==> flow/design.v <==
`timescale 1ns / 1ps
module SHIFT #
(
	parameter SPI_LEN = 4'd8 
) 
 (
  input Clk,
  input SckWr, 
  input SckRd, 
  input Rst,   
  input IsLoad,
  input [SPI_LEN-1:0] DataIn, 
  input SftIn, 
  input SftEn, 
  output SftOut, 
  output reg [SPI_LEN-1:0]DataOut 
  );
  reg [SPI_LEN-1:0] DataInt; 
  assign SftOut=DataInt[7];  
  always @( posedge Clk )
    if( !Rst )begin 
		DataInt <= 0;
		DataOut <= 0;
	 end
	 else if(IsLoad ) DataInt <= DataIn; 
    else if( SftEn ) begin
		if(SckWr) DataInt <= { DataInt [SPI_LEN-2:0], 1'b0 }; 
		if(SckRd) DataOut <= { DataOut [SPI_LEN-2:0], SftIn };
    end
endmodule
`timescale 1ns / 1ps
module spi #
(
parameter SPI_LEN = 4'd8, 
parameter SPI_DIV = 4'd1  
) 
(
Clk,Rst,Sck,Mosi,Miso,RdData,WrData,IsSta,IsDone
);  
input  Clk; 
input  Rst; 
output Sck;  
output Mosi;
input  Miso;
output [SPI_LEN -1:0] RdData;
input  [SPI_LEN -1:0] WrData;
input  IsSta; 
output IsDone;
reg  [1:0] SckState;  
reg  s; 
reg  SckEn;  
reg  IsDone; 
reg  [6:0]SckC;  
reg  [3:0]BitC;  
wire SftOut; 
reg  Sck,SckD1;
wire SckUp,SckNp;
assign SckUp=Sck&&(!SckD1);
assign SckNp=!Sck&&(SckD1);
always @(posedge Clk) if(!Rst) SckD1 <= 1'b0; else SckD1 <= Sck;
always @(posedge Clk)
if(!Rst) BitC <= 4'd0; else
if(SckEn && SckUp) BitC <= BitC + 1'b1; else if(BitC == SPI_LEN) BitC<=4'd0;
assign Mosi=  SftOut ; 
always @(posedge Clk)
if(!Rst)begin
		s<=1'b0; IsDone <= 1'b0; SckEn <= 1'b0;
end
else begin 
		case(s)
		0:  
		begin IsDone <= 1'b0; SckEn <= 1'b0; if( IsSta )s<= 1'b1; end
		1: 
		begin  
		SckEn<=1'b1; if(BitC == SPI_LEN)begin SckEn <= 1'b0; IsDone <= 1'b1; s <= 1'b0;end
		end
		endcase
end
always @(posedge Clk)
if(!Rst)begin SckC <= 7'd0; Sck <= 1'b0; SckState <= 2'd0;end
else begin
		case( SckState )
		0: 
		begin SckC <= 7'd0; Sck <= 1'd0; if( SckEn ) SckState <= 2; end
		1:
		begin 
		Sck <= 1'b1; if( SckC >= SPI_DIV ) begin SckState <= 2; SckC <= 7'd0; end else SckC <= SckC + 1'b1;
		end
		2: 
		begin 
		Sck <= 1'b0;
		if( SckC >= SPI_DIV ) begin  SckC<=7'd0; if( SckEn ) SckState <= 1; else SckState <= 0; end 
		else SckC <= SckC + 1'b1; 
		end
		endcase
end
wire  IsSpiLd;
assign IsSpiLd = IsSta;
			SHIFT#
				(
					.SPI_LEN(SPI_LEN)  
				)
			SHIFT_INST
				( 
					.Clk(Clk), 
					.Rst(Rst),
					.SckWr(SckNp),
					.SckRd(SckUp),
					.IsLoad(IsSpiLd), 
					.DataIn(WrData), 
					.SftIn(Miso), 
					.SftEn(SckEn),  
					.SftOut(SftOut), 
					.DataOut(RdData) 
				 );
endmodule
`timescale 1ns / 1ps
`timescale 1ns / 1ps
module display(clk,rst_n,Sftclk,Lchclk,SDout,Srst_n,Dpy0,Dpy1,Dpy2,Dpy3);
input clk;
input rst_n;
output Sftclk;
output Lchclk;
output SDout;
output Srst_n;
input  [3:0]Dpy0;
input  [3:0]Dpy1;
input  [3:0]Dpy2;
input  [3:0]Dpy3;
parameter 
		zero = 8'b1100_0000,
		one  = 8'b1111_1001,
		two  = 8'b1010_0100,
		three= 8'b1011_0000,
		four = 8'b1001_1001,
		five = 8'b1001_0010,
		six  = 8'b1000_0010,
		seven= 8'b1111_1000,
		eight= 8'b1000_0000,
		nine = 8'b1001_0000;
parameter 
		IDLE =0,
		BYT0 =1,
		BYT0W=2,
		BYT1 =3,
		BYT1W=4;
reg Lchclk;
reg Srst_n;
reg rdy;
reg IsSta;
reg [7:0]WrData;
reg [2:0]s;
reg [2:0]Dpy_n;
reg [3:0]dp;
reg [3:0]data;
reg [7:0]dat;
wire IsDone;
wire [7:0] RdData;
always @(posedge clk or negedge rst_n)begin
	if(!rst_n)begin 
		IsSta <= 1'b0; s<= 1'b0; Lchclk <= 1'b0; Srst_n <= 1'b0;
		rdy <= 1'b0; WrData <= 8'd0;
	end
	else begin
		case(s)
		0 : 
		begin IsSta <= 0; s <= 3'd1; rdy <=0; Srst_n <= 1; end  
		1,2:  
		s <= s + 1'b1;
		3:    
		begin WrData <= dp; IsSta <= 1; Srst_n <=1; s <= 4; Lchclk <= 0;end 
		4:   
		begin IsSta <=0; if( IsDone ) begin s <= 5; Lchclk <= 0; end end   
		5 :   
		begin WrData <= dat ;IsSta <= 1;s <= 6; end     
		6:   
		begin IsSta <=0; if( IsDone ) begin s <= 0; Lchclk <= 1;rdy <= 1;end end
	endcase
	end
end
always @(posedge clk or negedge rst_n) begin
	if(!rst_n)
		Dpy_n <= 3'd0;
	else begin 
			if( rdy ) begin Dpy_n <= Dpy_n + 3'd1; 
			if( Dpy_n == 3'd3 ) Dpy_n <= 3'd0; end	
	end
end
always @( posedge clk or negedge rst_n)begin
		if(!rst_n) begin data <= 4'd0; dp <= 4'd0; end
		else
			case ( Dpy_n ) 
			0:
			begin data <= Dpy0;dp <= 4'b1000;end
			1:
			begin data <= Dpy1;dp <= 4'b0100;end
			2:
			begin data <= Dpy2;dp <= 4'b0010;end
			3:
			begin data <= Dpy3;dp <= 4'b0001;end
			endcase
end
always @(posedge clk or negedge rst_n)begin
		if(!rst_n) dat <= 8'd0;
		else
			case( data ) 
				0: dat <= zero; 
				1: dat <= one;
				2: dat <= two;
				3: dat <= three;
				4: dat <= four;
				5: dat <= five;
				6: dat <= six;
				7: dat <= seven;
				8: dat <= eight;
				9: dat <= nine;
			endcase
end
localparam SPI_LEN =4'd8;
localparam SPI_DIV =4'd1;
spi#(
	.SPI_LEN(SPI_LEN), 
	.SPI_DIV(SPI_DIV)
)
hc595x2(
				.Clk(clk),
				.Rst(rst_n),
				.Sck(Sftclk),
				.Mosi(SDout),
				.Miso(1'b0),
				.RdData(RdData),
				.WrData(WrData),
				.IsSta(IsSta),
				.IsDone(IsDone)
				);
endmodule
module binary2bcd(
      clk,
      rst_n,
      binary,
      state_en,
		refresh,
		BCD
);
parameter   b_length      = 10;
parameter   bcd_len       = 16;
parameter   idle              = 5'b00001;
parameter   shift             = 5'b00010;
parameter   wait_judge   = 5'b00100;
parameter   judge           = 5'b01000;
parameter   add_3          = 5'b10000;
input       clk;
input       rst_n;
input    [b_length-1:0]  binary;
input      state_en;
input refresh;
output reg [bcd_len-1:0]  BCD;
reg  [b_length-1:0]  reg_binary;     
reg  [3:0]    bcd0, bcd1, bcd2, bcd3;
reg  [3:0]    shift_time;                    
reg   [5:0]    c_state, n_state;
reg      add3_en;
reg      change_done;
reg refresh_r;
always@(posedge clk or negedge rst_n)
begin
        if(!rst_n)
              refresh_r <= 1'b0;
       else if(refresh)
             refresh_r <= 1'b1;
end
always@(posedge clk or negedge rst_n)
begin
        if(!rst_n)
              c_state <= idle;
       else
             c_state <= n_state;
end
always@(posedge clk or negedge rst_n)
begin
       if(!rst_n)
                  n_state <= idle;
       else
               case(n_state)
					idle:begin
                               if((binary!=0)&&(state_en == 1'b1)&&(refresh_r == 1'b1))
                                       n_state <= shift;
                              else
                                      n_state <= idle;
                          end
					shift: n_state <= wait_judge;
					wait_judge: begin
										if(change_done==1'b1)
                                    n_state <= idle;
                              else
                                    n_state <= judge;
									end
               judge:begin   
									 if(add3_en)
												n_state <= add_3;
									 else
												n_state <= shift;
                          end
               add_3:begin
                                 n_state <= shift;
                           end
               default: n_state <= idle;  
              endcase
end
always@(posedge clk or negedge rst_n)
begin
         if(!rst_n)
                  begin
                          shift_time  <= 4'b0;
                          change_done <= 1'b0;
                          add3_en  <= 1'b0;
                          reg_binary <= 0;
                          bcd0 <= 4'b0;
                          bcd1 <= 4'b0;
                          bcd2 <= 4'b0;
                          bcd3 <= 4'b0;
                          BCD <= 0;
                 end
         else
           case(n_state)
           idle:begin
                          shift_time <= b_length;
                          reg_binary <= binary;
                          bcd2     <= 4'b0;
                          bcd1     <= 4'b0;
                          bcd0     <= 4'b0;
								  bcd3 <= 4'd0;
                  end
          shift:begin 
                      {bcd3,bcd2,bcd1,bcd0,reg_binary} <= {bcd3,bcd2,bcd1,bcd0,reg_binary}<<1;
                      shift_time <= shift_time-1;
                      if(shift_time==1)     change_done <= 1'b1;
                      else                       change_done <= 1'b0;    
                 end
  wait_judge:begin
                       if((bcd3>=4'd5)||(bcd2>=4'd5)||(bcd1>=4'd5)||(bcd0>=4'd5))
                               add3_en <= 1;
                       else
                               add3_en <= 0;
                      if(change_done==1)   BCD <= {bcd3,bcd2,bcd1,bcd0};
                    end
        judge:  add3_en <= 0;
       add_3: begin
							  if(bcd3 >= 4'd5) bcd3 <= bcd3 + 4'b0011; else bcd3 <= bcd3;
                       if(bcd2>=4'd5) bcd2 <= bcd2 + 4'b0011; else bcd2 <= bcd2;
                       if(bcd1>=4'd5) bcd1 <= bcd1 + 4'b0011; else bcd1 <= bcd1;
                       if(bcd0>=4'd5) bcd0 <= bcd0 + 4'b0011; else bcd0 <= bcd0;
                   end
      default: begin
                           change_done <= 1'b0;
                           add3_en  <= 1'b0;
                  end
           endcase
        end
endmodule
`timescale 1ns / 1ps
module segment_driver(
    input clk,
    input rst_n,
	 input refresh,
	 input[9:0] bin,
	 output Sftclk,
	 output Lchclk,
	 output SDout
    );
wire[15:0] bcd_out;
binary2bcd my_binary2bcd(	.clk(clk),
									.rst_n(rst_n),
									.state_en(1'b1),
									.refresh(refresh),
									.binary(bin),
									.BCD(bcd_out));
display dpy_rssi(	.clk(clk),
						.rst_n(rst_n),
						.Dpy0(bcd_out[3:0]),
						.Dpy1(bcd_out[7:4]),
						.Dpy2(bcd_out[11:8]),
						.Dpy3(bcd_out[15:12]),
						.Sftclk(Sftclk),
						.Lchclk(Lchclk),
						.SDout(SDout));
endmodule
`timescale 1ns / 1ps
module speed_select(clk,rst_n,bps_start,clk_bps,uart_ctrl);
input[2:0] uart_ctrl;
input clk;	 
input rst_n;	
input bps_start;	
output clk_bps;	 
parameter 	bps9600 		= 5208,	 
			 	bps19200 	= 2604,	 
				bps38400 	= 1302,	 
				bps57600 	= 868,	 
				bps115200	= 434;	 
parameter 	bps9600_2 	    = 2604,
				bps19200_2	= 1302,
				bps38400_2	= 651,
				bps57600_2	= 434,
				bps115200_2 = 217;  
reg[12:0] bps_para;	
reg[12:0] bps_para_2;	
reg[12:0] cnt;			
reg clk_bps_r;			
wire[2:0] uart_ctrl_r = uart_ctrl;	 
always @ (posedge clk or negedge rst_n) begin
	if(!rst_n) begin 
			bps_para <= 13'd0;
			bps_para_2 <= 13'd0;	
		end
	else  begin
			case (uart_ctrl_r)	
				3'd0:	begin
						bps_para <= bps9600;
						bps_para_2 <= bps9600_2;
						end
				3'd1:	begin
						bps_para <= bps19200;
						bps_para_2 <= bps19200_2;
						end
				3'd2:	begin
						bps_para <= bps38400;
						bps_para_2 <= bps38400_2;
						end
				3'd3:	begin
						bps_para <= bps57600;
						bps_para_2 <= bps57600_2;
						end
				3'd4:	begin
						bps_para <= bps115200;
						bps_para_2 <= bps115200_2;
						end
				default:begin
				        bps_para <= bps9600;
						bps_para_2 <= bps9600_2;
						end
				endcase
		end
end
always @ (posedge clk or negedge rst_n)
	if(!rst_n) cnt <= 13'd0;
	else if(cnt<bps_para && bps_start) cnt <= cnt+1'b1;	
	else cnt <= 13'd0;
always @ (posedge clk or negedge rst_n)
	if(!rst_n) clk_bps_r <= 1'b0;
	else if(cnt==bps_para_2 && bps_start) clk_bps_r <= 1'b1;	 
	else clk_bps_r <= 1'b0;
assign clk_bps = clk_bps_r;
endmodule
module uart_rx(
				clk,rst_n,
				rs232_rx,rx_data,rx_int,
				clk_bps,bps_start
			);
input clk;		
input rst_n;	
input rs232_rx;	
input clk_bps;	
output reg bps_start;	
output[7:0] rx_data;	
output reg rx_int;	
reg rs232_rx0,rs232_rx1,rs232_rx2,rs232_rx3;	
wire neg_rs232_rx;	
always @ (posedge clk or negedge rst_n) 
	if(!rst_n) begin
		rs232_rx0 <= 1'b0;
		rs232_rx1 <= 1'b0;
		rs232_rx2 <= 1'b0;
		rs232_rx3 <= 1'b0;
	end
	else begin
		rs232_rx0 <= rs232_rx;
		rs232_rx1 <= rs232_rx0;
		rs232_rx2 <= rs232_rx1;
		rs232_rx3 <= rs232_rx2;
	end
assign neg_rs232_rx = rs232_rx3 & rs232_rx2 & ~rs232_rx1 & ~rs232_rx0;
reg[3:0] num;	
always @ (posedge clk or negedge rst_n)
	if(!rst_n) bps_start <= 1'b0;
	else if(!bps_start && neg_rs232_rx) bps_start <= 1'b1;	
	else if((num == 4'd9) && clk_bps) bps_start <= 1'b0;	
reg[7:0] rx_temp_data;	
always @ (posedge clk or negedge rst_n)
	if(!rst_n) begin
		rx_temp_data <= 8'd0;
		num <= 4'd0;
		rx_int <= 1'b0;
	end
	else if(bps_start) begin	
		if(clk_bps) begin		
			if(num < 4'd9) begin
				num <= num+1'b1;
				rx_int <= 1'b0;	
			end
			else begin
				num <= 4'd0;			
				rx_int <= 1'b1;			
			end
			case (num)
				4'd1: rx_temp_data[0] <= rs232_rx;	
				4'd2: rx_temp_data[1] <= rs232_rx;	
				4'd3: rx_temp_data[2] <= rs232_rx;	
				4'd4: rx_temp_data[3] <= rs232_rx;	
				4'd5: rx_temp_data[4] <= rs232_rx;	
				4'd6: rx_temp_data[5] <= rs232_rx;	
				4'd7: rx_temp_data[6] <= rs232_rx;	
				4'd8: rx_temp_data[7] <= rs232_rx;	
				default: ;
			endcase
		end
		else rx_int <= 1'b0;
	end
	else rx_int <= 1'b0;
assign rx_data = rx_temp_data;	
endmodule
`timescale 1ns / 1ps
module uart_tx(clk,rst_n,clk_bps,rx_data,rx_int,rs232_tx,bps_start);
input clk;		 
input rst_n;	
input clk_bps;		 
input[7:0] rx_data;	
input rx_int;		 
output rs232_tx;	 
output bps_start;	
reg rx_int0,rx_int1,rx_int2;	 
wire neg_rx_int;	 
always @ (posedge clk or negedge rst_n) begin
	if(!rst_n) begin
			rx_int0 <= 1'b0;
			rx_int1 <= 1'b0;
			rx_int2 <= 1'b0;
		end
	else begin
			rx_int0 <= rx_int;
			rx_int1 <= rx_int0;
			rx_int2 <= rx_int1;
		end
end
assign neg_rx_int =  ~rx_int1 & rx_int2;	 
reg[7:0] tx_data;	
reg bps_start_r;
reg tx_en;	
reg[3:0] num;
always @ (posedge clk or negedge rst_n) begin
	if(!rst_n) begin
			bps_start_r <= 1'b0;
			tx_en <= 1'b0;
			tx_data <= 8'd0;
		end
	else if(neg_rx_int) begin	
			bps_start_r <= 1'b1;
			tx_data <= rx_data;	
			tx_en <= 1'b1;		
		end
	else if(num==4'd11) begin	
			bps_start_r <= 1'b0;
			tx_en <= 1'b0;
		end
end
assign bps_start = bps_start_r;
reg rs232_tx_r;
always @ (posedge clk or negedge rst_n) begin
	if(!rst_n) begin
			num <= 4'd0;
			rs232_tx_r <= 1'b1;
		end
	else if(tx_en) begin
			if(clk_bps)	begin
					num <= num+1'b1;
					case (num)
						4'd0:	rs232_tx_r <= 1'b0; 	
						4'd1:	rs232_tx_r <= tx_data[0];	 
						4'd2:	rs232_tx_r <= tx_data[1];	 
						4'd3: rs232_tx_r <= tx_data[2];	 
						4'd4: rs232_tx_r <= tx_data[3];	 
						4'd5: rs232_tx_r <= tx_data[4];	 
						4'd6: rs232_tx_r <= tx_data[5];	 
						4'd7:	rs232_tx_r <= tx_data[6];	 
						4'd8: rs232_tx_r <= tx_data[7];	 
						4'd9: rs232_tx_r <= 1'b1;	
					 	default: rs232_tx_r <= 1'b1;
						endcase
				end
			else if(num==4'd11) num <= 4'd0;	
		end
end
assign rs232_tx = rs232_tx_r;
endmodule
`timescale 1ns / 1ps
module my_uart(clk,rst_n,rs232_rx,rs232_tx,tx_in,rx_out,rx_over,tx_write);
input clk;	 
input rst_n;	
input rs232_rx;	 
input[7:0] tx_in; 
input tx_write;   
output rs232_tx;	 
output[7:0] rx_out; 
output rx_over;     
wire bps_start_rx;	
wire clk_bps_rx;		 
speed_select		speed_rx(	.clk(clk),	
										.rst_n(rst_n),
										.bps_start(bps_start_rx),
										.clk_bps(clk_bps_rx),
										.uart_ctrl(3'd4)
										);
uart_rx			uart_rx(		.clk(clk),
									.rst_n(rst_n),
									.rs232_rx(rs232_rx),
									.clk_bps(clk_bps_rx),
									.bps_start(bps_start_rx),
									.rx_data(rx_out),
									.rx_int(rx_over)
									);
wire bps_start_tx;	
wire clk_bps_tx;		 
speed_select		speed_tx(	.clk(clk),	
										.rst_n(rst_n),
										.bps_start(bps_start_tx),
										.clk_bps(clk_bps_tx),
										.uart_ctrl(3'd4)
										);
uart_tx			uart_tx(		.clk(clk),
									.rst_n(rst_n),
									.clk_bps(clk_bps_tx),
									.rx_data(tx_in),
									.rx_int(~tx_write),
									.rs232_tx(rs232_tx),
									.bps_start(bps_start_tx)
									);
endmodule
`timescale 1ns / 1ps
module controller(
    input clk,
    input rst_n,
    input [7:0] rx_out,		 
    input rx_over,			 
	 input [7:0] recv_in,	 
	 input recv_write,	 
    output [7:0] tx_in,	 
    output tx_write,		 
	 output recv_ce,		 
	 output recv_rst,		 
	 output [7:0] scode,	 
	 output scode_rdy,	 
	 output [7:0]level	 
    );
parameter CMD_RESET = 1;
parameter CMD_ON = 2;
parameter CMD_OFF = 3;
parameter CMD_STATUS = 4;
parameter CMD_SILENCE = 5;
parameter CMD_LEVEL = 6;
parameter STATE_IDLE = 0;
parameter STATE_RESET = 1;
parameter STATE_ON = 2;
parameter STATE_OFF = 3;
parameter STATE_STATUS = 4;
parameter STATE_SILENCE = 5;
parameter STATE_RETURN = 6;
parameter STATE_LEVEL = 7;
reg rx_over_r;
wire rx_over_pos;
always @ (posedge clk or negedge rst_n) begin
	if(!rst_n) begin
		rx_over_r <= 1'b0;
		end
	else begin
		rx_over_r <= rx_over;
		end
end
assign rx_over_pos = ~rx_over_r & rx_over;
reg recv_en;	
reg ctr_out;	
reg recv_rst_r;	
reg[3:0] para_cnt;	
reg[7:0] para_buf;
reg[15:0] out_cnt;
reg[3:0] state;
reg[3:0] state_r;
reg[7:0] level_r;
reg[7:0] scode_r;
reg scode_rdy_r;
reg[7:0] tx_in_r;		
reg tx_write_r;
always @ (posedge clk or negedge rst_n) begin
	if(!rst_n) begin
		recv_en <= 1'b0;
		ctr_out <= 1'b0;
		recv_rst_r <= 1'b1;
		level_r <= 8'd100;
		para_cnt <= 4'd0;
		para_buf <= 8'd0;
		out_cnt <= 16'd0;
		state <= STATE_IDLE;
		tx_in_r <= 8'd0;
		tx_write_r <= 1'b0;
		scode_r <= 8'd0;
		scode_rdy_r <= 1'd0;
		end
	else begin
		case(state)
			STATE_IDLE: begin
				if (rx_over_pos) begin
					case(rx_out)
						CMD_RESET: begin  
							state <= STATE_RESET;
							end
						CMD_ON: begin
							state <= STATE_ON;
							end
						CMD_OFF: begin
							state <= STATE_OFF;
							end
						CMD_STATUS: begin
							out_cnt <= 16'd20000;
							state <= STATE_STATUS;
							end
						CMD_SILENCE: state <= STATE_SILENCE;
						CMD_LEVEL: state <= STATE_LEVEL;
						default: state <= STATE_RETURN;
						endcase
					end
				end
			STATE_RESET: begin
					scode_r <= 8'd0;
					scode_rdy_r <= 1'b1;
					recv_rst_r <= 1'b0;
					state <= STATE_RETURN;
				end
			STATE_ON: begin
					scode_r <= 8'd1;
					scode_rdy_r <= 1'b1;
					recv_en <= 1'b1;
					state <= STATE_RETURN;
				end
			STATE_OFF: begin
					scode_r <= 8'd2;
					scode_rdy_r <= 1'd1;
					recv_en <= 1'b0;
					state <= STATE_RETURN;
				end
			STATE_STATUS: begin
					ctr_out <= 1'b1;
					out_cnt <= out_cnt - 16'd1;
					if (out_cnt == 16'd20000) tx_write_r <= 1'b0;
					else if (out_cnt == 16'd19998) begin
							tx_in_r <= {6'd0, recv_en, ctr_out};
							tx_write_r <= 1'b1;
						end
					else if (out_cnt == 16'd10008) begin
							tx_write_r <= 1'b0;
						end
					else if (out_cnt == 16'd9998) begin
							tx_in_r <= level_r;
							tx_write_r <= 1'b1;
						end
					else if (out_cnt == 16'd0)state <= STATE_RETURN;
				end
			STATE_SILENCE: begin
					if (rx_over_pos) begin
						para_buf <= rx_out;
						state <= STATE_RETURN;
					end else
						state <= STATE_SILENCE;
				end
			STATE_LEVEL: begin
					if (rx_over_pos) begin
						scode_r <= rx_out;
						scode_rdy_r <= 1'd1;
						level_r <= rx_out;
						state <= STATE_RETURN;
					end else
						state <= STATE_LEVEL;
				end
			STATE_RETURN: begin
					case(state_r)
						STATE_RESET: begin
								recv_rst_r <= 1'b1;
								state <= STATE_RETURN;
							end
						STATE_ON: begin
								ctr_out <= 1'b1;
								if (recv_en == 1'b1) tx_in_r <= 8'd1;
								else tx_in_r <= 8'd2;
								tx_write_r <= 1'b1;
								state <= STATE_RETURN;
							end
						STATE_OFF: begin
								ctr_out <= 1'b1;
								if (recv_en == 1'b0) tx_in_r <= 8'd1;
								else tx_in_r <= 8'd2;
								tx_write_r <= 1'b1;
								state <= STATE_RETURN;
							end
						STATE_STATUS: begin	 
								if (recv_en == 1'b1) tx_in_r <= 8'd1;
								else tx_in_r <= 8'd2;
								tx_write_r <= 1'b1;
								state <= STATE_RETURN;
							end
						STATE_SILENCE: begin
								if (para_buf == 8'd1) ctr_out <= 1'b1;
								else ctr_out <= 1'b0;
								state <= STATE_RETURN;
							end
						STATE_LEVEL: begin
								tx_in_r <= 8'd1;
								tx_write_r <= 1'b1;
								state <= STATE_RETURN;
							end
						STATE_RETURN: begin
								tx_write_r <= 1'b0;
								scode_rdy_r <= 1'd0;
								state <= STATE_IDLE;
							end
					endcase
				end
			default:	state <= STATE_IDLE;
		endcase
	end
end
always @ (posedge clk or negedge rst_n) begin
	if(!rst_n) begin
		state_r <= STATE_IDLE;
		end
	else begin
		state_r <= state;
		end
end
assign tx_in = ctr_out ? tx_in_r : recv_in;
assign tx_write = ctr_out ? tx_write_r : recv_write;
assign recv_rst = recv_rst_r;
assign recv_ce = recv_en;
assign scode = scode_r;
assign scode_rdy = scode_rdy_r;
assign level = level_r;
endmodule
`timescale 1ns / 1ps
module ad_driver(
    input clk,
    input ce,
    input rst_n,
    input[7:0] din,
    output clk_out,
	 output reg[7:0] dout,
    output ready
    );
reg[3:0] cnt;
always@(posedge clk or negedge rst_n)begin
	if (!rst_n)	cnt <= 4'd0;
	else if (ce)	cnt <= cnt + 4'd1;
end
reg clk_r;
always@(posedge clk or negedge rst_n)begin
	if (!rst_n) begin
		clk_r <= 1'b0;
	end
	else if (ce) begin
		if (cnt == 7)	clk_r <= 1'b1;
		else if (cnt == 15) clk_r <= 1'b0;
	end
end
reg rdy;
always@(posedge clk or negedge rst_n)begin
	if (!rst_n) begin
		dout <= 0;
		rdy <= 1'b0;
	end
	else if (ce) begin
		if (cnt == 8'd10) begin
			dout <= din;
			rdy <= 1'b1;
		end
		else rdy <= 1'b0;
	end
end
assign ready = rdy;
assign clk_out = clk_r;
endmodule
`timescale 1ns / 1ps
module manchester(
    input [15:0] din,
    output [7:0] dout
    );
assign dout[7] = din[15] & (~din[14]);
assign dout[6] = din[13] & (~din[12]);
assign dout[5] = din[11] & (~din[10]);
assign dout[4] = din[9] & (~din[8]);
assign dout[3] = din[7] & (~din[6]);
assign dout[2] = din[5] & (~din[4]);
assign dout[1] = din[3] & (~din[2]);
assign dout[0] = din[1] & (~din[0]);
endmodule
`timescale 1ns / 1ps
module get_data(
	input clk,
    input ce,
   input rst_n,
	input bin,
	input ben,
   output [15:0] uid,
	output [7:0] zid,
	output [7:0] cnt,
	output [7:0] ftype,
   output drdy
   );
parameter HEAD = 4'b1100;
parameter TAIL = 4'b0011;
reg[87:0] bbuf;
always @ (posedge clk or negedge rst_n)
	if(!rst_n) bbuf <= 0;
	else if (ce) begin
	 if (ben) bbuf <= {bbuf[86:0], bin};
	end
wire[15:0] uid_m;
manchester huid_manchester(	.din(bbuf[83:68]),
										.dout(uid_m[15:8]));
manchester luid_manchester(	.din(bbuf[67:52]),
										.dout(uid_m[7:0]));
wire[7:0] zid_m;
manchester zid_manchester(	.din(bbuf[51:36]),
									.dout(zid_m));
wire[7:0] cnt_m;
manchester cnt_manchester(	.din(bbuf[19:4]),
									.dout(cnt_m));
wire[7:0] type_m;
manchester type_manchester(	.din(bbuf[35:20]),
										.dout(type_m));
reg[15:0] uid_r;
reg[7:0] zid_r;
reg[7:0] cnt_r;
reg[7:0] type_r;
reg drdy_r;
always @ (posedge clk or negedge rst_n) begin
	if(!rst_n) begin
		uid_r <= 0;
		zid_r <= 0;
		cnt_r <= 0;
		type_r <= 0;
		drdy_r <= 0;
	end
	else if (ce) begin
	 if (ben) begin
		if ((bbuf[87:84] == HEAD) && (bbuf[3:0] == TAIL)) begin
			uid_r <= uid_m;
			zid_r <= zid_m;
			cnt_r <= cnt_m;
			type_r <= type_m;
			drdy_r <= 1'b1;
		end
	end 
	else drdy_r <= 1'b0;
	end
end
assign uid = uid_r;
assign zid = zid_r;
assign cnt = cnt_r;
assign ftype = type_r;
assign drdy = drdy_r;
endmodule
`timescale 1ns / 1ps
module get_rssi(
	input clk,
    input ce,
   input rst_n,
   input [7:0] din,
   input den,
	input bin,
	input ben,
   output [7:0] dout,
   output drdy
   );
parameter IDLE = 0;
parameter CAL = 1;
parameter OUT = 2;
reg[255:0] d_buf;
always @ (posedge clk or negedge rst_n)
	if(!rst_n) d_buf <= 0;
	else if (ce) begin
	 if(den) d_buf <= {d_buf[247:0], din[7:0]};
	end
wire[7:0] d_delay;
assign d_delay = d_buf[255:248];
reg[1:0] state;
reg[15:0] sum;
reg aver_rdy;
always @ (posedge clk or negedge rst_n) begin
	if(!rst_n) begin
		state <= IDLE;
		sum <= 0;
		aver_rdy <= 1'b0;
	end
	else if (ce) begin
	 begin
		case(state)
			IDLE: begin
				aver_rdy <= 1'b0;
				if (den) begin
					sum <= sum - d_delay;
					state <= CAL;
					end
				else state <= IDLE;
				end
			CAL: begin
				sum <= sum + din;
				aver_rdy <= 1'b1;
				state <= IDLE;
				end
			OUT: begin
				state <= IDLE;
				end
			default: state <= IDLE;
		endcase
	end
	end
end
reg[7:0] aver;
always @ (posedge clk or negedge rst_n)
	if(!rst_n) aver <= 0;
	else if (ce) begin
	 if(aver_rdy) aver <= sum[13:6];
	end
reg[7:0] llv;
always @ (posedge clk or negedge rst_n)
	if(!rst_n) llv <= 0;
	else if (ce) begin
	 if(ben == 1 && bin == 0) llv <= aver;
	end
reg[7:0] hlv;
always @ (posedge clk or negedge rst_n)
	if(!rst_n) hlv <= 0;
	else if (ce) begin
	 if(ben == 1 && bin == 1) hlv <= aver;
	end
reg ben_r;
always @ (posedge clk or negedge rst_n)
	if(!rst_n) ben_r <= 1'b0;
	else if (ce) begin
	 ben_r <= ben;
	end
reg[7:0] rssi;
reg rssi_rdy;
always @ (posedge clk or negedge rst_n)
	if(!rst_n) begin
		rssi <= 0;
		rssi_rdy <= 1'b0;
	end
	else if (ce) begin
	 if(ben_r && bin == 1) begin
		rssi <= hlv - llv;
		rssi_rdy <= 1'b1;
	end
	else rssi_rdy <= 1'b0;
	end
reg[511:0] rssi_buf;
always @ (posedge clk or negedge rst_n)
	if(!rst_n) rssi_buf <= 0;
	else if (ce) begin
	 if(rssi_rdy) rssi_buf <= {rssi_buf[503:0], rssi[7:0]};
	end
wire[7:0] rssi_delay;
assign rssi_delay = rssi_buf[511:504];
reg[1:0] rstate;
reg[15:0] rsum;
reg rssi_aver_rdy;
always @ (posedge clk or negedge rst_n) begin
	if(!rst_n) begin
		rstate <= IDLE;
		rsum <= 0;
		rssi_aver_rdy <= 1'b0;
	end
	else if (ce) begin
	 begin
		case(rstate)
			IDLE: begin
				rssi_aver_rdy <= 1'b0;
				if (rssi_rdy) begin
					rsum <= rsum - rssi_delay;
					rstate <= CAL;
					end
				else rstate <= IDLE;
				end
			CAL: begin
				rsum <= rsum + rssi;
				rssi_aver_rdy <= 1'b1;
				rstate <= IDLE;
				end
			OUT: begin
				rssi_aver_rdy <= 1'b1;
				rstate <= IDLE;
				end
			default: rstate <= IDLE;
		endcase
	end
	end
end
wire[7:0] rssi_aver;
assign rssi_aver = rsum[14:7];
assign dout = rssi_aver;
assign drdy = rssi_aver_rdy;
endmodule
`timescale 1ns / 1ps
module frame_out(
    input clk,
    input ce,
	 input rst_n,
    input [15:0] uid,
    input [7:0] zid,
    input [7:0] cnt,
    input [7:0] ftype,
    input [7:0] rssi,
	 input den,
    output [7:0] dout,
    output drdy
    );
parameter HEAD = 8'hCA;
parameter TAIL = 8'hFE;
parameter O_DURTION = 6000;
reg trans_start;
wire trans_start_pos;
reg[20:0] ocnt;
reg[3:0] fcnt;
always @ (posedge clk or negedge rst_n)
	if(!rst_n) trans_start <= 0;
	else if (ce) begin
	 if (den) trans_start <= 1;
	else if (fcnt > 7) trans_start <= 0;
	end
reg[63:0] frame_buf;
always @ (posedge clk or negedge rst_n)
	if(!rst_n) frame_buf <= 0;
	else if (ce) begin
	 if (trans_start_pos) frame_buf[63:0] <= {HEAD[7:0], uid[15:0], zid[7:0], cnt[7:0], ftype[7:0], rssi[7:0], 8'hFE};
	else if (ocnt == O_DURTION && trans_start == 1) frame_buf[63:0] <= {frame_buf[55:0], 8'd0};
	end
reg trans_start_r;
always @ (posedge clk or negedge rst_n)
	if(!rst_n) trans_start_r <= 0;
	else if (ce) begin
	 trans_start_r <= trans_start;
	end
assign trans_start_pos = trans_start & (~trans_start_r);
always @ (posedge clk or negedge rst_n)
	if(!rst_n) ocnt <= 0;
	else if (ce) begin
	 if (trans_start_pos) ocnt <= 0;
	else if (trans_start == 1)begin
		if (ocnt < O_DURTION) ocnt <= ocnt + 1;
		else ocnt <= 0;
		end
	else ocnt <= 0;
	end
always @ (posedge clk or negedge rst_n)
	if(!rst_n) fcnt <= 0;
	else if (ce) begin
	 if (trans_start_pos) fcnt <= 0;
	else if (trans_start == 1)begin
		if (ocnt == O_DURTION) fcnt <= fcnt + 1;
		end
	else fcnt <= 0;
	end
reg[7:0] dout_r;
reg drdy_r;
always @ (posedge clk or negedge rst_n) begin
	if(!rst_n) begin
		dout_r <= 0;
		drdy_r <= 1'b0;
	end
	else if (ce) begin
	 if (trans_start == 1 && ocnt == 50) begin
		dout_r <= frame_buf[63:56];
		drdy_r <= 1'b1;
	end
	else drdy_r <= 1'b0;
	end
end
assign dout = dout_r;
assign drdy = drdy_r;
endmodule
`timescale 1ns / 1ps
module Num_creat(rst,ahead,behind,Num);
input rst,ahead,behind;
output [3:0] Num; 
reg [3:0] Num;
parameter N=4'b1000;
always @(ahead or behind)
		begin
			case({ahead,behind})
				2'b10:		Num = N+4'b0001;
				2'b01: 		Num = N-4'b0001;
				default: 	Num = N;
			endcase
		end
endmodule
`timescale 1ns / 1ps
module Loop_Filter(rst,ahead_in,behind_in,ahead_out,behind_out);
input rst,ahead_in,behind_in;
output ahead_out,behind_out;
assign ahead_out = ahead_in;
assign behind_out = behind_in;
endmodule
`timescale 1ns / 1ps
module phase_detector(rst,clk,clk_pe,clk_ne,clk_low1,ppmdata,Num_in,enable,ahead,behind); 
input rst,clk,clk_pe,clk_ne,clk_low1,enable,ppmdata;
input [3:0] Num_in;
output ahead,behind;
parameter N = 4'b1000;
reg[3:0] adder,count_num,adder_mid,adder_mid_ahead;
reg add_permit,ahead_mid,behind_mid;
reg firstbit;
always @(posedge clk or negedge rst)
begin
	if(!rst)
		begin
			add_permit <= 1'b0;
			count_num <= 4'b0000;
			adder <= 4'b0000;
			adder_mid <= N/2;
			adder_mid_ahead <=N/2;
			firstbit <= 1'b0;
		end
	else if (clk_pe)
		begin
			if(enable && Num_in == N)
				begin	
					adder_mid_ahead <= adder_mid;
					add_permit <= 1'b1;
					count_num <= count_num + 4'b0001;
					firstbit <= ppmdata;
					adder <= adder + {1'b0,1'b0,1'b0,ppmdata};
				end
			if(!enable && Num_in == N && add_permit)
				begin
					if(count_num == N-4'b0001)
						begin
							count_num <= 4'b0000;
							adder_mid <= adder + {1'b0,1'b0,1'b0,ppmdata};
							adder <= 4'b0000;
						end
					else
						begin
							count_num <=count_num +4'b0001;
							adder <= adder + {1'b0,1'b0,1'b0,ppmdata};
						end
				end
			else if(Num_in != N)
				begin
					firstbit <= ppmdata;
					add_permit <= 1'b0;
					count_num <= 4'b0000;
					adder <= 4'b0000;
					adder_mid <= N/2;
					firstbit <= 1'b0;
				end
		end
end
always @(posedge clk or negedge rst)
begin
	if(!rst)
		begin
			ahead_mid <= 1'b0;
			behind_mid <= 1'b0;
		end
	else if (clk_ne)
		begin
			if(enable && Num_in == N)
				begin
					if((adder_mid < N/2 && !firstbit && adder_mid >0)||(adder_mid > N/2 && adder_mid < N && firstbit))
						begin
							ahead_mid <= 1'b1 ;
							behind_mid <= 1'b0;
						end
					else if((adder_mid < N/2 && adder_mid >0 && firstbit)||(adder_mid > N/2 && adder_mid <N && !firstbit))	
						begin
							ahead_mid <= 1'b0;
							behind_mid <= 1'b1 ;
						end
					else if(adder_mid == N )
						begin
							if(adder_mid_ahead == 0)
								begin
									ahead_mid <= 1'b1 ;
									behind_mid <= 1'b0 ;
								end
							else
								begin
									ahead_mid <= ahead_mid ;
									behind_mid <= behind_mid ;
								end
						end
					else if(adder_mid ==0)
						begin
							if(adder_mid_ahead == N)
								begin
									ahead_mid <= 1'b1 ;
									behind_mid <= 1'b0 ;
								end
							else
								begin
									ahead_mid <= ahead_mid ;
									behind_mid <= behind_mid ;
								end
						end	
					else
						begin	
							ahead_mid <= 1'b0 ;
							behind_mid <= 1'b0 ;
						end
				end
			else
				begin
					ahead_mid <= 1'b0 ;
					behind_mid <= 1'b0 ;					
				end
		end
end
assign ahead = ahead_mid & enable;
assign behind = behind_mid &enable;
endmodule		
`timescale 1ns / 1ps
module clock_devide(rst,Num,clk,clk_pe,enable,clk_low);
input rst,clk,clk_pe;
input[3:0] Num;
output enable,clk_low;
reg enable,clk_low1;
reg[3:0] counter;
reg[3:0] Num_here;
wire clk_low;
parameter N=4'b1000;
assign clk_low=~clk_low1;
always @(posedge clk or negedge rst)
begin
	if(!rst)
		begin
			enable <= 1'b0;
			counter <= 4'b0000;
			clk_low1 <= 1'b0;
			Num_here <= N;
		end
	else if (clk_pe)
		begin
			counter <= counter + 4'b0001;
			case(counter)
				4'b0000:
					begin
						clk_low1 <= ~clk_low1;
						Num_here <= Num;
						enable <= 1'b0;
					end
				N/2:
					begin
						clk_low1 <= ~clk_low1;
					end
				Num_here-4'b0001:
					begin
						enable <= 1'b1;
						counter <= 4'b0000;
					end
				default:	;
			endcase
		end
end
endmodule
`timescale 1ns / 1ps
module bit_synchronize(rst,clk,clk_pe,clk_ne,ppmdata,clk_low); 
input clk,clk_pe,clk_ne,ppmdata,rst;
output clk_low;
wire[3:0] Num;
wire clk_low1 = 1'b0;
wire enable,ahead,behind,ahead_final,behind_final; 
phase_detector 	U1(rst,clk,clk_pe,clk_ne,clk_low1,ppmdata,Num,enable,ahead,behind); 
Loop_Filter  	U2(rst,ahead,behind,ahead_final,behind_final);
Num_creat		U3(rst,ahead_final,behind_final,Num);
clock_devide	U4(rst,Num,clk,clk_pe,enable,clk_low);
endmodule
`timescale 1ns / 1ps
module get_bit(
    input clk,
    input ce,
    input rst_n,
    input din,
    output reg dout,
    output reg drdy
    );
parameter BPS = 125_000;
parameter BPS_CNT = 50000000/2/BPS/8;
reg[199:0] din_r;
always @ (posedge clk or negedge rst_n)
	if(!rst_n) din_r <= 0;
	else if (ce) begin
	 din_r <= {din_r[198:0], din};
	end
reg clk_8th;		
reg[21:0] cnt;
always @ (posedge clk or negedge rst_n) begin
	if(!rst_n) begin
			clk_8th <= 1'b0;
			cnt <= 22'd0;
		end
	else if (ce) begin
	 begin
		if(cnt == BPS_CNT)	begin
			clk_8th <= ~clk_8th;
			cnt <= 22'd0;
		end
		else begin
			cnt <= cnt + 22'd1;
		end
	end
	end
end
wire syn_out;
wire clk_tick = ce && (cnt == BPS_CNT);
wire clk_pe = clk_tick && !clk_8th;
wire clk_ne = clk_tick && clk_8th;
bit_synchronize bit_syn(.clk(clk),
								.clk_pe(clk_pe),
								.clk_ne(clk_ne),
								.rst(rst_n),
								.ppmdata(din),
								.clk_low(syn_out));
reg syn_out_buf;
always @ (posedge clk or negedge rst_n) begin
	if(!rst_n) begin
		syn_out_buf <=  1'b0;
	end
	else if (ce) begin
	 begin
		syn_out_buf <=  syn_out;
	end
	end
end
wire syn_neg;
assign syn_neg = ~syn_out & syn_out_buf;
always @ (posedge clk or negedge rst_n) begin
	if(!rst_n) begin
		dout <= 1'b0;
		drdy <= 1'b0;
	end
	else if (ce) begin
	 begin
		if(syn_neg) begin
			dout <= din;
			drdy <= 1'b1;
		end
		else begin
			drdy <= 1'b0;
		end
	end
	end
end
endmodule
`timescale 1ns / 1ps
module receiver(
    input clk,
    input ce,
    input rst_n,
	 input [7:0] level,
    input [7:0] din,
    input den,
    output [7:0] dout,
    output drdy,
	 output test1,
	 output test2
    );
parameter IDLE = 0;
parameter CAL = 1;
parameter OUT = 2;
wire bdata;
assign bdata = (din > level) ? 1'b1 : 1'b0;
wire bout;
wire brdy;
get_bit get_bit(	.clk(clk),
				.ce(ce),
				.rst_n(rst_n),
				.din(bdata),
				.dout(bout),
				.drdy(brdy));
wire [7:0] rssi;
wire rssi_rdy;
get_rssi get_rssi(	.clk(clk),
				.ce(ce),
							.rst_n(rst_n),
							.din(din),
							.den(den),
							.bin(bout),
							.ben(brdy),
							.dout(rssi),
							.drdy(rssi_rdy));
wire[15:0] uid;
wire[7:0] zid;
wire[7:0] cnt;
wire[7:0] ftype;
wire data_rdy;
get_data get_data(	.clk(clk),
				.ce(ce),
							.rst_n(rst_n),
							.bin(bout),
							.ben(brdy),
							.uid(uid),
							.zid(zid),
							.cnt(cnt),
							.ftype(ftype),
							.drdy(data_rdy));
reg[20:0] data_rdy_r;
always @ (posedge clk or negedge rst_n)
	if (!rst_n) data_rdy_r <= 0;
	else if (ce) begin
	 data_rdy_r <= {data_rdy_r[19:0], data_rdy};
	end
frame_out frame_out(	.clk(clk),
				.ce(ce),
							.rst_n(rst_n),
							.uid(uid),
							.zid(zid),
							.cnt(cnt),
							.ftype(ftype),
							.rssi(rssi),
							.den(data_rdy_r[8]),
							.dout(dout),
							.drdy(drdy));				
assign test1 = bdata;
assign test2 = brdy;
endmodule
`timescale 1ns / 1ps
module apollo_top(
	input clk,
   input rst_n,
	input rs232_rx,	 
	output rs232_tx,	 
	input[7:0] in_ad_data,
	output out_ad_clk,
	output Sftclk,
	output Lchclk,
	output SDout,
	output test1,
	output test2
    );
wire[7:0] tx_in;
wire tx_write;
wire[7:0] rx_out;
wire rx_over;
my_uart	uart(	.clk(clk),
					.rst_n(rst_n),
					.rs232_rx(rs232_rx),
					.rs232_tx(rs232_tx),
					.tx_in(tx_in),
					.tx_write(tx_write),
					.rx_out(rx_out),
					.rx_over(rx_over)
					);
wire[7:0] recv_in;
wire recv_write;
wire recv_en;
wire recv_rst;
wire [7:0] scode;
wire scode_rdy;
wire [7:0] level;
controller controller(	.clk(clk),
								.rst_n(rst_n),
								.rx_out(rx_out),
								.rx_over(rx_over),
								.recv_in(recv_in),
								.recv_write(recv_write),
								.tx_in(tx_in),
								.tx_write(tx_write),
								.recv_ce(recv_en),
								.recv_rst(recv_rst),
								.scode(scode),
								.scode_rdy(scode_rdy),
								.level(level)
								);
segment_driver segment(	.clk(clk),
								.rst_n(rst_n),
								.bin({2'b00, scode}),
								.refresh(scode_rdy),
								.Sftclk(Sftclk),
								.Lchclk(Lchclk),
								.SDout(SDout));
wire[7:0] ad_data_in;
wire ad_data_rdy;
wire recv_rst_n = rst_n & recv_rst;
ad_driver ad_driver(	.clk(clk),
							.ce(recv_en),
							.rst_n(recv_rst_n),
							.din(in_ad_data),
							.clk_out(out_ad_clk),
							.dout(ad_data_in),
							.ready(ad_data_rdy));
receiver receiver(	.clk(clk),
							.ce(recv_en),
							.rst_n(recv_rst_n),
							.level(level),
							.din(ad_data_in),
							.den(ad_data_rdy),
							.dout(recv_in),
							.drdy(recv_write),
							.test1(test1),
							.test2(test2));
endmodule
# Reports on apollo_top
# Module apollo_top before and after one edit of its RTL, step after step.
# "before" refers to lines of the RTL above, "after" to lines of the edited file.
# "change": "after" minus "before" as printed here.
# Operators carry their Yosys type and port widths (W data, S select, Z words).
# Cell names lack the library's common part.
# A cell with - has no value.
# setup
top_module	apollo_top
clock_port	clk
cell_library	sky130hd
corner	tt_025C_1v80

# Diff
# The edit as a unified diff against the file above.
# The edited RTL no longer does the same as the RTL above: the edit was made by script, with no optimisation intended.
# begin of diff
@@ -1357,9 +1357,4 @@
 					begin
 						clk_low1 <= ~clk_low1;
-					end
-				Num_here-4'b0001:
-					begin
-						enable <= 1'b1;
-						counter <= 4'b0000;
 					end
 				default:	;
# end of diff

# Word-level counts
# Source: Yosys, flattened and elaborated, memories not mapped. Widths are those after wreduce. Registers that Yosys merges into a memory's read port (data or address) are not register bits. Print and check cells do not count.
# word_totals
element	before	after	change
regBits	1387	1362	-25
output_inout_bits	7	7	0
elab_cells	711	618	-93
# classes
element	before	after	change
n_addsub	27	24	-3
cmp	15	11	-4
equal	125	114	-11
n_mux	171	135	-36
n_logic	101	98	-3
reduce_logical	155	129	-26
# op_table
cell	before	after	change
$mux W1	63	42	-21
$mux W4	32	19	-13
$logic_and A1 B1 Y1	29	18	-11
$reduce_and A2 Y1	36	33	-3
$reduce_and A3 Y1	19	16	-3
$eq A4 B4 Y1 const B	13	10	-3
$and A1 B1 Y1	50	48	-2
$reduce_bool A2 Y1	22	20	-2
$logic_not A1 Y1	6	4	-2
$logic_not A4 Y1	6	4	-2
$logic_or A1 B1 Y1	5	3	-2
$not A1 Y1	51	50	-1
$eq A4 B3 Y1 const B	23	22	-1
$pmux W1 S2	16	15	-1
$ne A2 B1 Y1 const B	11	10	-1
$add A4 B1 Y4 const B	7	6	-1
$reduce_bool A3 Y1	5	4	-1
$eq A2 B1 Y1 const B	4	3	-1
$pmux W4 S2	3	2	-1
$eq A2 B2 Y1 const B	2	1	-1
$gt A4 B3 Y1 const B	2	1	-1
$lt A4 B4 Y1 const B	2	1	-1
$add A4 B1 Y4	1	0	-1
$eq A4 B32 Y1	1	0	-1
$gt A4 B1 Y1 const B	1	0	-1
$lt A4 B3 Y1 const B	1	0	-1
$ne A4 B4 Y1 const B	1	0	-1
$ne A5 B4 Y1 const B	1	0	-1
# Unchanged operator kinds not shown: 78.
# Not every row of either side is listed.

# Depth
# Depth = most cells in a row (Yosys ltp): at word level without a register or memory, in the mapped netlist without a sequential cell, where the memories' decode and read muxes count.
# logic_depth
element	before	after	change
ltp_word	8	7	-1
abc_area	0	0	-
depth_mapped	13	14	1

# Netlist
# Source: synth_stat.txt of the flow (Yosys; design flattened, memories mapped). It holds for the ABC_AREA given above (unset counts as 0); a run with the other value may have another netlist.
# synth_totals
element	before	after	change
cell_count	4423	4258	-165
area_um2	57009.7	55431.9	-1577.8
sequential_area_um2	34312.9	33657.3	-655.6
ff_cells	1376	1350	-26
buf_cells	193	187	-6
# types
type	before	after	change
a21oi_1	95	70	-25
dfrtp_1	1337	1315	-22
nand2_1	425	409	-16
nor2_1	179	163	-16
mux2_2	947	935	-12
inv_1	102	90	-12
nand3_1	73	62	-11
a31oi_1	60	52	-8
buf_2	11	3	-8
nand2b_1	77	70	-7
or3_1	11	4	-7
a211oi_1	7	14	7
ha_1	107	101	-6
o31ai_1	13	7	-6
nor3_1	31	36	5
nor4b_1	9	4	-5
o211ai_1	9	4	-5
mux2i_1	43	39	-4
# Unchanged cell types not shown: 15.
# Not every row of either side is listed.
# The figures by module come from a second, unflattened synthesis with its own total; it is not the netlist above.
# unflattened
element	before	after	change
hier_cells	5726	4589	-1137
hier_area_um2	61134.9	60480.5	-654.4
# Each row is one instance without its submodules.
# by_module_before
module	n_inst	cells	area_um2	mod_seq_area_um2
get_rssi	1	3220	33195.6	20947.6
get_data	1	277	4805.9	3228.1
frame_out	1	478	4718.3	2327.2
controller	1	318	3234.4	1506.4
speed_select	2	152	1521.5	650.6
binary2bcd	1	264	2686.3	1352.5
display	1	172	1711.6	850.8
get_bit	1	119	1290.0	650.6
phase_detector	1	98	1088.5	503.0
spi (SPI_LEN=8, SPI_DIV=1)	1	91	827.0	380.4
uart_tx	1	62	793.3	426.7
uart_rx	1	63	783.3	450.4
SHIFT (SPI_LEN=8)	1	71	643.1	320.3
ad_driver	1	39	581.8	350.3
# before: Modules not listed: 9.
# by_module_after
module	n_inst	cells	area_um2	mod_seq_area_um2
get_rssi	1	2111	32854.0	20947.6
get_data	1	277	4805.9	3228.1
frame_out	1	478	4718.3	2327.2
controller	1	318	3234.4	1506.4
speed_select	2	152	1521.5	650.6
binary2bcd	1	264	2686.3	1352.5
display	1	172	1711.6	850.8
get_bit	1	119	1290.0	650.6
phase_detector	1	98	1088.5	503.0
spi (SPI_LEN=8, SPI_DIV=1)	1	91	827.0	380.4
uart_tx	1	62	793.3	426.7
uart_rx	1	63	783.3	450.4
SHIFT (SPI_LEN=8)	1	71	643.1	320.3
ad_driver	1	39	581.8	350.3
# after: Modules not listed: 9.

# Worst setup path after synthesis
# OpenSTA on the mapped netlist: ideal clock, no wires. The path of least setup slack (recovery checks aside). Input and output delay are each 20% of the period. Register names are those of the netlist, which keeps one name where synthesis merged equal registers.
# synth_path
element	before	after	change
kind	register to output	register to output	-
startpoint	reg controller.level_r[5]	reg controller.level_r[6]	-
endpoint	out test1	out test1	-
clock_period_ps	20000	20000	0
out_delay_ps	4000	4000	0
arrival_ps	1417	1408	-9
required_ps	16000	16000	0
setup_slack_ps	14583	14592	9
delay_ps	1417	1408	-9
driving_pins	7	6	-1
synth_period_reached_ps	5417	5408	-9
# "delay_ps" is the arrival time less input delay plus setup time.
# At an output port there is no setup time.
# "driving_pins": output pins that drive a net of the path, with the launching flip-flop's if there is one; two outputs of one cell count as two.
# "synth_period_reached_ps" = period - worst setup slack (recovery checks aside). The figure is calculated, with input and output delays left at 20% of the set period.
# The rows between start and end are the longest chain of elaborated cells between them; the timing report does not say that the signal goes this way. Where chains are equally long, one stands for them.
# A line is the first line of the expression or statement that the cell stems from. Yosys adds cells for indexed reads and writes and turns some case tables into memories.
# synth_via_before
cell_sequence	dfstp_2 > inv_1 > ha_1 > a21o_1 > a21o_1 > a21oi_1 > a21oi_1
elab_chain_cells	2
# synth_lines_before
element	line_no	text
start, declared	686	reg[7:0] level_r;
start, assigned	696	level_r <= 8'd100;
start, assigned	776	level_r <= rx_out;
$gt A8 B8 Y1	1476	assign bdata = (din > level) ? 1'b1 : 1'b0;
$mux W1	1476
end, declared	1542	output test1,
# synth_via_after
cell_sequence	dfstp_2 > inv_1 > ha_1 > and4_1 > o21ai_0 > a21boi_0
elab_chain_cells	2
# synth_lines_after
element	line_no	text
start, declared	686	reg[7:0] level_r;
start, assigned	696	level_r <= 8'd100;
start, assigned	776	level_r <= rx_out;
$gt A8 B8 Y1	1471	assign bdata = (din > level) ? 1'b1 : 1'b0;
$mux W1	1471
end, declared	1537	output test1,

# Worst path after layout
# From the final timing report of each run of pair 1: the path of least setup slack in the routed layout; clock arrival at registers is part of the times.
# The report prints the path's times to 10 ps; the period is as set.
# layout_path
element	before	after	change
kind	register to output	register to output	-
startpoint	reg controller.level_r[5]	reg controller.level_r[6]	-
endpoint	out test1	out test1	-
clock_period_ps	7880	7880	0
out_delay_ps	1580	1580	0
arrival_ps	2860	2790	-70
required_ps	6300	6300	0
setup_slack_ps	3450	3510	60
driving_pins	9	7	-2
# The rows between start and end are the longest chain of elaborated cells between them; the timing report does not say that the signal goes this way. Where chains are equally long, one stands for them.
# layout_via_before
cell_sequence	dfstp_2 > inv_1 > ha_1 > a21o_1 > a21o_1 > a21oi_1 > a21oi_1 > buf_4 > clkdlybuf4s50_1
elab_chain_cells	2
# layout_lines_before
element	line_no	text
start, declared	686	reg[7:0] level_r;
start, assigned	696	level_r <= 8'd100;
start, assigned	776	level_r <= rx_out;
$gt A8 B8 Y1	1476	assign bdata = (din > level) ? 1'b1 : 1'b0;
$mux W1	1476
end, declared	1542	output test1,
# layout_via_after
cell_sequence	dfstp_2 > inv_1 > ha_1 > and4_1 > o21ai_0 > a21boi_0 > clkdlybuf4s50_1
elab_chain_cells	2
# layout_lines_after
element	line_no	text
start, declared	686	reg[7:0] level_r;
start, assigned	696	level_r <= 8'd100;
start, assigned	776	level_r <= rx_out;
$gt A8 B8 Y1	1471	assign bdata = (din > level) ? 1'b1 : 1'b0;
$mux W1	1471
end, declared	1537	output test1,

# Layout results
# Runs of the flow (Yosys, OpenROAD) on both versions; the two runs of a pair have the same settings. The constraints put input and output delay at 20% of the set period each and load the outputs with 0.01 pF.
# settings_pair_1
CORE_UTILIZATION	40
PLACE_DENSITY	0.6
period_ns	7.88
CAP_MARGIN	20
CORE_MARGIN	2
SLEW_MARGIN	20
# measured_pair_1
element	before	after	change
post_synth_area_um2	57009.7	55431.9	-1577.8
die_footprint_um2	145561.0	141575.0	-3986.0
post_route_stdcell_area_um2	64167.8	62429.9	-1737.9
setup_ws_ps	3446	3512	66
timing.achieved_period_ps	4434	4368	-66
# settings_pair_2
ABC_AREA	0
CAP_MARGIN	25
CORE_MARGIN	10
CORE_UTILIZATION	65
CTS_CLUSTER_DIAMETER	254
MAX_ROUTING_LAYER	met5
PLACE_DENSITY_LB_ADDON	0.21
SETUP_SLACK_MARGIN	-0.66
TNS_END_PERCENT	5
period_ns	6.76
SLEW_MARGIN	20
# measured_pair_2
element	before	after	change
post_synth_area_um2	57009.7	55431.9	-1577.8
die_footprint_um2	99954.0	97359.6	-2594.4
post_route_stdcell_area_um2	62940.4	61317.6	-1622.8
setup_ws_ps	2331	2264	-67
timing.achieved_period_ps	4429	4496	67
# "timing.achieved_period_ps" = clock period - worst setup slack. The figure is calculated, with input and output delays left at 20% of the set period.
